==> flow/design.v <==
module alu(alu_out, multiply_top_in, divide_top_in, multiplicand_or_divider_in, sel);  
    input [64:0] multiply_top_in;  
    input [64:0] divide_top_in;  
    input [64:0] multiplicand_or_divider_in;  
    input sel;  
    output [64:0] alu_out;  
    wire [64:0] sum;  
    wire [64:0] diff;  
    assign sum = multiplicand_or_divider_in + multiply_top_in;
    assign diff = divide_top_in - multiplicand_or_divider_in;
    assign alu_out = sel ? sum : diff;
endmodule
module control(clk, reset, start, m_d, data_in, alu_sel, ready, wr, initial_wr, sh_right, sh_left);  
    input clk, reset, start, m_d;  
    input [1:0] data_in;  
    output ready, wr, initial_wr, sh_right, sh_left, alu_sel;  
    wire ready_check;
    wire wr_check;
    wire initial_wr_check;
    wire sh_right_check;
    wire sh_left_check;
    wire mul_wr;
    wire div_wr;
    reg [1:0] state;
    reg [9:0] counter;
    always @(posedge clk) begin
        if (reset) begin  
            state <= 2'd0;
            counter <= 10'd0;
        end
        else begin  
            case (state)  
                2'b00: begin  
                    if (start == 1) state <= 2'b01;  
                end
                2'b01: begin  
                    counter <= 0;  
                    state <= 2'b10;  
                end
                2'b10: begin  
                    if (counter == 63) state <= 2'b00;  
                    counter <= counter + 1;  
                end
            endcase
        end
    end
    assign alu_sel = m_d;  
    assign mul_wr = data_in[0] && m_d;  
    assign div_wr = !(data_in[1] || m_d);  
    assign wr_check = (state == 2'b10) && (mul_wr || div_wr);  
    assign wr = wr_check ? 1 : 0;  
    assign initial_wr_check = (state == 2'b01);  
    assign initial_wr = initial_wr_check ? 1 : 0;  
    assign sh_right_check = (state == 2'b10) && m_d;  
    assign sh_right = sh_right_check ? 1 : 0;  
    assign sh_left_check = (state == 2'b10) && (!m_d);  
    assign sh_left = sh_left_check ? 1 : 0;  
    assign ready_check = (state == 2'b00);  
    assign ready = ready_check ? 1 : 0;  
endmodule
module multiplicand_n_divider_register(clk, reset, data_in, data_out);
    input [63:0] data_in;  
    input clk, reset;  
    output [63:0] data_out;  
    reg [63:0] mul_div_reg;  
    always @(posedge clk) begin
        if (reset)  
            mul_div_reg <= 64'd0;  
        else 
            mul_div_reg <= data_in;  
    end
    assign data_out = mul_div_reg;
endmodule
module result_register(clk, reset, data_in, wr, initial_data_in, initial_wr, sh_right, sh_left, result);
    input [64:0] data_in;  
    input [63:0] initial_data_in;  
    input clk, reset, wr, initial_wr, sh_right, sh_left;  
    output [128:0] result;  
    reg [128:0] result_reg;  
    always @(posedge clk) begin
        if (reset)  
            result_reg <= 129'd0;  
        else begin
            if (initial_wr == 1)  
                result_reg <= {65'd0, initial_data_in};  
            else begin
                if (wr && sh_right)  
                    result_reg <= {1'd0, data_in, result_reg[63:1]}; 
                else if (wr && sh_left)  
                    result_reg <= {data_in, result_reg[62:0], 1'b1};
                else if (sh_right)  
                    result_reg <= {1'd0, result_reg[128:1]};
                else if (sh_left)  
                    result_reg <= {result_reg[127:0], 1'b0};
            end
        end
    end
    assign result = result_reg;
endmodule
module multiply_n_divide_top(clk, reset, a_in, b_in, m_d, start, result, ready);
    input [63:0] a_in, b_in;  
    input clk, reset, start, m_d;  
    output ready;  
    output [128:0] result;  
    wire [63:0] mul_div_reg_out;  
    wire [64:0] alu_out;  
    wire [128:0] res_reg_out;  
    wire control_wr;  
    wire control_initial_wr;  
    wire control_sh_right;  
    wire control_alu_sel;  
    wire control_sh_left;  
    multiplicand_n_divider_register mndr1(
        .clk(clk),
        .reset(reset),
        .data_in(b_in),
        .data_out(mul_div_reg_out)
    );
    alu alu1(
        .multiply_top_in(res_reg_out[128:64]),
        .divide_top_in(res_reg_out[127:63]),
        .multiplicand_or_divider_in({1'b0,mul_div_reg_out}),
        .sel(control_alu_sel),
        .alu_out(alu_out)
    );
    result_register resr1(
        .clk(clk),
        .reset(reset),
        .data_in(alu_out),
        .wr(control_wr),
        .initial_data_in(a_in),
        .initial_wr(control_initial_wr),
        .sh_right(control_sh_right),
        .sh_left(control_sh_left),
        .result(res_reg_out)
    );
    control cu1(
        .clk(clk),
        .reset(reset),
        .start(start),
        .m_d(m_d),
        .data_in({alu_out[64], res_reg_out[0]}),
        .alu_sel(control_alu_sel),
        .ready(ready),
        .wr(control_wr),
        .initial_wr(control_initial_wr),
        .sh_right(control_sh_right),
        .sh_left(control_sh_left)
    );
    assign result = res_reg_out;
endmodule
### Reports on multiply_n_divide_top

The steps from the RTL of multiply_n_divide_top to its reports follow in flow order.
Line numbers count from 1 in the design file above.
Operators carry their Yosys type and port widths (W data, S select, Z words).
Cell names lack the library's common part.
A cell with - has no value.

| design | value |
|---|---|
| design top | multiply_n_divide_top |
| clock | clk |
| standard-cell library | sky130hd |
| library corner | tt_025C_1v80 |

### Word-level counts

Source: Yosys, flattened and elaborated, memories not mapped. Widths are those after wreduce. Registers that Yosys merges into a memory's read port (data or address) are not register bits. Print and check cells do not count. Equal cells are merged and count once.

| operators by class | value |
|---|---|
| $add $sub $neg | 3 |
| eq/ne operators | 5 |
| mux-type cells | 15 |
| reduce/logical cells | 19 |

Operators with widths:

| cell | number |
|---|---|
| $mux W129 | 3 |
| $mux W128 | 1 |
| $add A64 B65 Y65 | 1 |
| $sub A65 B64 Y65 | 1 |
| $mux W65 | 1 |
| $mux W64 | 1 |
| $pmux W10 S2 | 1 |
| $add A10 B1 Y10 const B | 1 |
| $eq A10 B6 Y1 const B | 1 |
| $logic_and A1 B1 Y1 | 6 |
| $reduce_bool A3 Y1 | 2 |
| $pmux W2 S3 | 1 |
| $reduce_bool A5 Y1 | 1 |
| $mux W1 | 5 |
| $reduce_bool A4 Y1 | 1 |
| $mux W2 | 2 |
| $reduce_and A3 Y1 | 1 |
| $reduce_or A3 Y1 | 1 |
| $logic_or A1 B1 Y1 | 2 |
| $logic_not A1 Y1 | 2 |
| $eq A2 B1 Y1 const B | 1 |
| $ne A2 B1 Y1 const B | 1 |
| $eq A2 B2 Y1 const B | 1 |
| $ne A2 B2 Y1 const B | 1 |
| $logic_not A2 Y1 | 1 |
| $reduce_bool A2 Y1 | 1 |
| $reduce_or A2 Y1 | 1 |

| storage and ports | value |
|---|---|
| register bits | 205 |
| input bits | 132 |
| cells after elaboration | 48 |

### Depth

Yosys ltp: most cells in a row. Word level: on the elaborated netlist, between registers, memories and ports. Mapped: between sequential cells and ports; inverters and the memories' decode and read muxes count.

| depth | value |
|---|---|
| depth after elaboration | 11 |
| ABC_AREA | 0 |
| mapped depth | 15 |
| depth with buffers taken out | 14 |

### After synthesis

Source: synth_stat.txt of the flow (Yosys; design flattened, memories mapped). It holds for the ABC_AREA given above (unset counts as 0); a run with the other value may have another netlist.

| mapped netlist | value |
|---|---|
| standard cells after synthesis | 2,338 |
| chip area (Yosys) | 0.0174855 mm² |
| area of sequential cells | 0.004124 mm² |
| flip-flop cells | 206 |
| buffers | 156 |

Cells by type:

| cell | number | area in all (µm²) |
|---|---|---|
| dfxtp_1 | 206 | 4.12E+03 |
| ha_1 | 129 | 1.61E+03 |
| a21oi_1 | 306 | 1.53E+03 |
| nor2_1 | 253 | 949.661 |
| o21ai_0 | 159 | 795.763 |
| mux2i_1 | 73 | 730.701 |
| a211oi_1 | 86 | 645.619 |
| a21o_1 | 83 | 623.098 |
| xnor2_1 | 65 | 569.296 |
| nand2_1 | 140 | 525.504 |
| nor2b_1 | 76 | 475.456 |
| clkbuf_1 | 126 | 472.954 |
| xor2_1 | 44 | 385.37 |
| inv_1 | 92 | 345.331 |
| o221a_2 | 25 | 281.52 |
| nand3_1 | 49 | 245.235 |
| nand4_1 | 36 | 225.216 |
| or3_1 | 35 | 218.96 |

Not listed: further types 69, cells in them 355.
The figures by module come from a second, unflattened synthesis with its own total; it is not the netlist above.

| unflattened totals | value |
|---|---|
| cells (unflattened synthesis) | 2,462 |
| area (unflattened synthesis) | 0.0186591 mm² |

Each row is one instance without its submodules.

By module:

| module | times used | cells | area (mm²) |
|---|---|---|---|
| alu | 1 | 1,371 | 0.0088222 |
| result_register | 1 | 875 | 0.0072207 |
| multiplicand_n_divider_register | 1 | 135 | 0.0019181 |
| control | 1 | 80 | 0.0006944 |
| multiply_n_divide_top | 1 | 1 | 0.0000038 |

### Timing after synthesis

OpenSTA on the mapped netlist: ideal clock, no wires. The path of least setup slack (recovery checks aside). Input and output delay are each 20% of the period. Register names are those of the netlist, which keeps one name where synthesis merged equal registers.

| timing after synthesis | value |
|---|---|
| kind | reg-to-reg |
| start point | reg resr1.result_reg[64] |
| end point | reg resr1.result_reg[83] |
| period | 4,500 ps |
| time at the first pin | 0 ps |
| arrival time | 3,269 ps |
| setup slack | 1,112 ps |
| path delay | 3,388 ps |
| stages | 14 |
| period reached after synthesis | 3,388 ps |

"path delay" = arrival - input delay + setup time.
"stages" counts driving pins, that of a launching flip-flop among them; a cell with two outputs on the path counts twice.
"period reached after synthesis" = period - worst setup slack (recovery checks aside). The figure is calculated, with input and output delays left at 20% of the set period.
The rows between start and end are the longest chain of elaborated cells between them; the timing report does not say that the signal goes this way. Where chains are equally long, one stands for them.
Each line given opens the expression or statement behind the cell; cells for indexed reads and writes are added by Yosys, which also makes memories of some case tables.
At most two assigning lines are given for a register; there are more.

| on the way, after synthesis | value |
|---|---|
| cell sequence | dfxtp_1 > ha_1 > fa_1 > a211o_1 > a2111oi_4 > nor4_2 > a311o_1 > a21oi_1 > nor2_1 > a21o_1 > a21oi_2 > xor2_1 > o21ai_0 > o221a_2 |
| cells in the longest elaborated chain | 10 |
| elaborated cells between the ends (all ways) | 13 |
| RTL lines with such cells | 8 |
| those cells by class | 2 x add/sub; 4 x mux; 7 x reduce/logical |

RTL lines, path after synthesis:

| element | line | RTL |
|---|---|---|
| from (decl) | 79 | `reg [128:0] result_reg;` |
| from (assign) | 85 | `result_reg <= {65'd0, initial_data_in};` |
| from (assign) | 88 | `result_reg <= {1'd0, data_in, result_reg[63:1]};` |
| $sub A65 B64 Y65 | 10 | `assign diff = divide_top_in - multiplicand_or_divider_in;` |
| $mux W65 | 11 | `assign alu_out = sel ? sum : diff;` |
| $logic_or A1 B1 Y1 | 49 | `assign div_wr = !(data_in[1] \|\| m_d);` |
| $logic_not A1 Y1 | 49 |  |
| $logic_or A1 B1 Y1 | 50 | `assign wr_check = (state == 2'b10) && (mul_wr \|\| div_wr);` |
| $logic_and A1 B1 Y1 | 50 |  |
| $mux W1 | 51 | `assign wr = wr_check ? 1 : 0;` |
| $logic_and A1 B1 Y1 | 89 | `else if (wr && sh_left)` |
| $mux W129 | 89 |  |
| $mux W128 | 87 | `if (wr && sh_right)` |
| to (assign) | 85 |  |
| to (assign) | 88 |  |
| to (decl) | 79 |  |

### Path in the finished layout

Path of least setup slack in the final report of entry A (OpenROAD, finished layout, wires in). Where an end is a register, its clock arrival counts in the times.
The path's times are printed in steps of 10 ps; the period is the one set.

| timing after layout | value |
|---|---|
| kind | reg-to-reg |
| start point | reg resr1.result_reg[63] |
| end point | reg resr1.result_reg[103] |
| period | 7,020 ps |
| time at the first pin | 570 ps |
| arrival time | 4,930 ps |
| setup slack | 2,520 ps |
| stages | 15 |

The rows between start and end are the longest chain of elaborated cells between them; the timing report does not say that the signal goes this way. Where chains are equally long, one stands for them.
At most two assigning lines are given for a register; there are more.

| on the way, after layout | value |
|---|---|
| cell sequence | dfxtp_1 > inv_1 > ha_1 > fa_1 > nand2b_1 > a21oi_1 > o21ai_1 > a31oi_2 > nor2b_2 > o41ai_4 > mux2_4 > nor2_8 > nand2_2 > o221ai_1 > a21oi_1 |
| cells in the longest elaborated chain | 10 |
| elaborated cells between the ends (all ways) | 12 |
| RTL lines with such cells | 7 |
| those cells by class | 1 x add/sub; 4 x mux; 7 x reduce/logical |

RTL lines, path after layout:

| element | line | RTL |
|---|---|---|
| from (decl) | 79 | `reg [128:0] result_reg;` |
| from (assign) | 85 | `result_reg <= {65'd0, initial_data_in};` |
| from (assign) | 88 | `result_reg <= {1'd0, data_in, result_reg[63:1]};` |
| $sub A65 B64 Y65 | 10 | `assign diff = divide_top_in - multiplicand_or_divider_in;` |
| $mux W65 | 11 | `assign alu_out = sel ? sum : diff;` |
| $logic_or A1 B1 Y1 | 49 | `assign div_wr = !(data_in[1] \|\| m_d);` |
| $logic_not A1 Y1 | 49 |  |
| $logic_or A1 B1 Y1 | 50 | `assign wr_check = (state == 2'b10) && (mul_wr \|\| div_wr);` |
| $logic_and A1 B1 Y1 | 50 |  |
| $mux W1 | 51 | `assign wr = wr_check ? 1 : 0;` |
| $logic_and A1 B1 Y1 | 89 | `else if (wr && sh_left)` |
| $mux W129 | 89 |  |
| $mux W128 | 87 | `if (wr && sh_right)` |
| to (assign) | 85 |  |
| to (assign) | 88 |  |
| to (decl) | 79 |  |

# Flow runs of multiply_n_divide_top

3 stored runs of multiply_n_divide_top in the flow (synthesis by Yosys, layout by OpenROAD, sky130hd cells), in arbitrary order. Constraints: input delay and output delay 20% of the set period each, output load 0.01 pF.
"total power of the final layout": no workload was simulated; the value follows from the tool's default switching activity.

#### Entry A

| setting | value |
|---|---|
| ABC_AREA | `0` |
| CELL_PAD_IN_SITES_DETAIL_PLACEMENT | `1` |
| CELL_PAD_IN_SITES_GLOBAL_PLACEMENT | `2` |
| CORE_MARGIN | `6` |
| CORE_UTILIZATION | `41` |
| PLACE_DENSITY_LB_ADDON | `0.09` |
| SETUP_SLACK_MARGIN | `0.57` |
| SLEW_MARGIN | `15` |
| TNS_END_PERCENT | `10` |
| period_ns | `7.02` |
| CAP_MARGIN | `20` |

| result | value |
|---|---|
| full die area | 0.0477466 mm² |
| lowest hold slack | 454 ps |
| final utilization | 50.6% |
| lowest setup slack | 2,517 ps |
| setup TNS | 0 ps |
| chip area after synthesis (Yosys) | 0.0174855 mm² |
| total power of the final layout | 4,231 uW |

#### Entry B

| setting | value |
|---|---|
| CELL_PAD_IN_SITES_DETAIL_PLACEMENT | `0` |
| CORE_ASPECT_RATIO | `0.98` |
| CORE_UTILIZATION | `41` |
| HOLD_SLACK_MARGIN | `0.08` |
| PLACE_DENSITY_LB_ADDON | `0.26` |
| SETUP_SLACK_MARGIN | `0.05` |
| period_ns | `4.77` |
| CAP_MARGIN | `20` |
| CORE_MARGIN | `2` |
| SLEW_MARGIN | `20` |

| result | value |
|---|---|
| full die area | 0.0443154 mm² |
| lowest hold slack | 449 ps |
| final utilization | 50.8% |
| lowest setup slack | 513 ps |
| setup TNS | 0 ps |
| chip area after synthesis (Yosys) | 0.0174855 mm² |
| total power of the final layout | 6,007 uW |

#### Entry C

| setting | value |
|---|---|
| ABC_AREA | `0` |
| CELL_PAD_IN_SITES_DETAIL_PLACEMENT | `1` |
| CELL_PAD_IN_SITES_GLOBAL_PLACEMENT | `2` |
| CORE_MARGIN | `6` |
| CORE_UTILIZATION | `41` |
| HOLD_SLACK_MARGIN | `0.15` |
| PLACE_DENSITY_LB_ADDON | `0.09` |
| SETUP_SLACK_MARGIN | `0.57` |
| SLEW_MARGIN | `15` |
| TNS_END_PERCENT | `30` |
| period_ns | `7.02` |
| CAP_MARGIN | `20` |

| result | value |
|---|---|
| full die area | 0.0477466 mm² |
| lowest hold slack | 454 ps |
| final utilization | 50.6% |
| lowest setup slack | 2,517 ps |
| setup TNS | 0 ps |
| chip area after synthesis (Yosys) | 0.0174855 mm² |
| total power of the final layout | 4,231 uW |
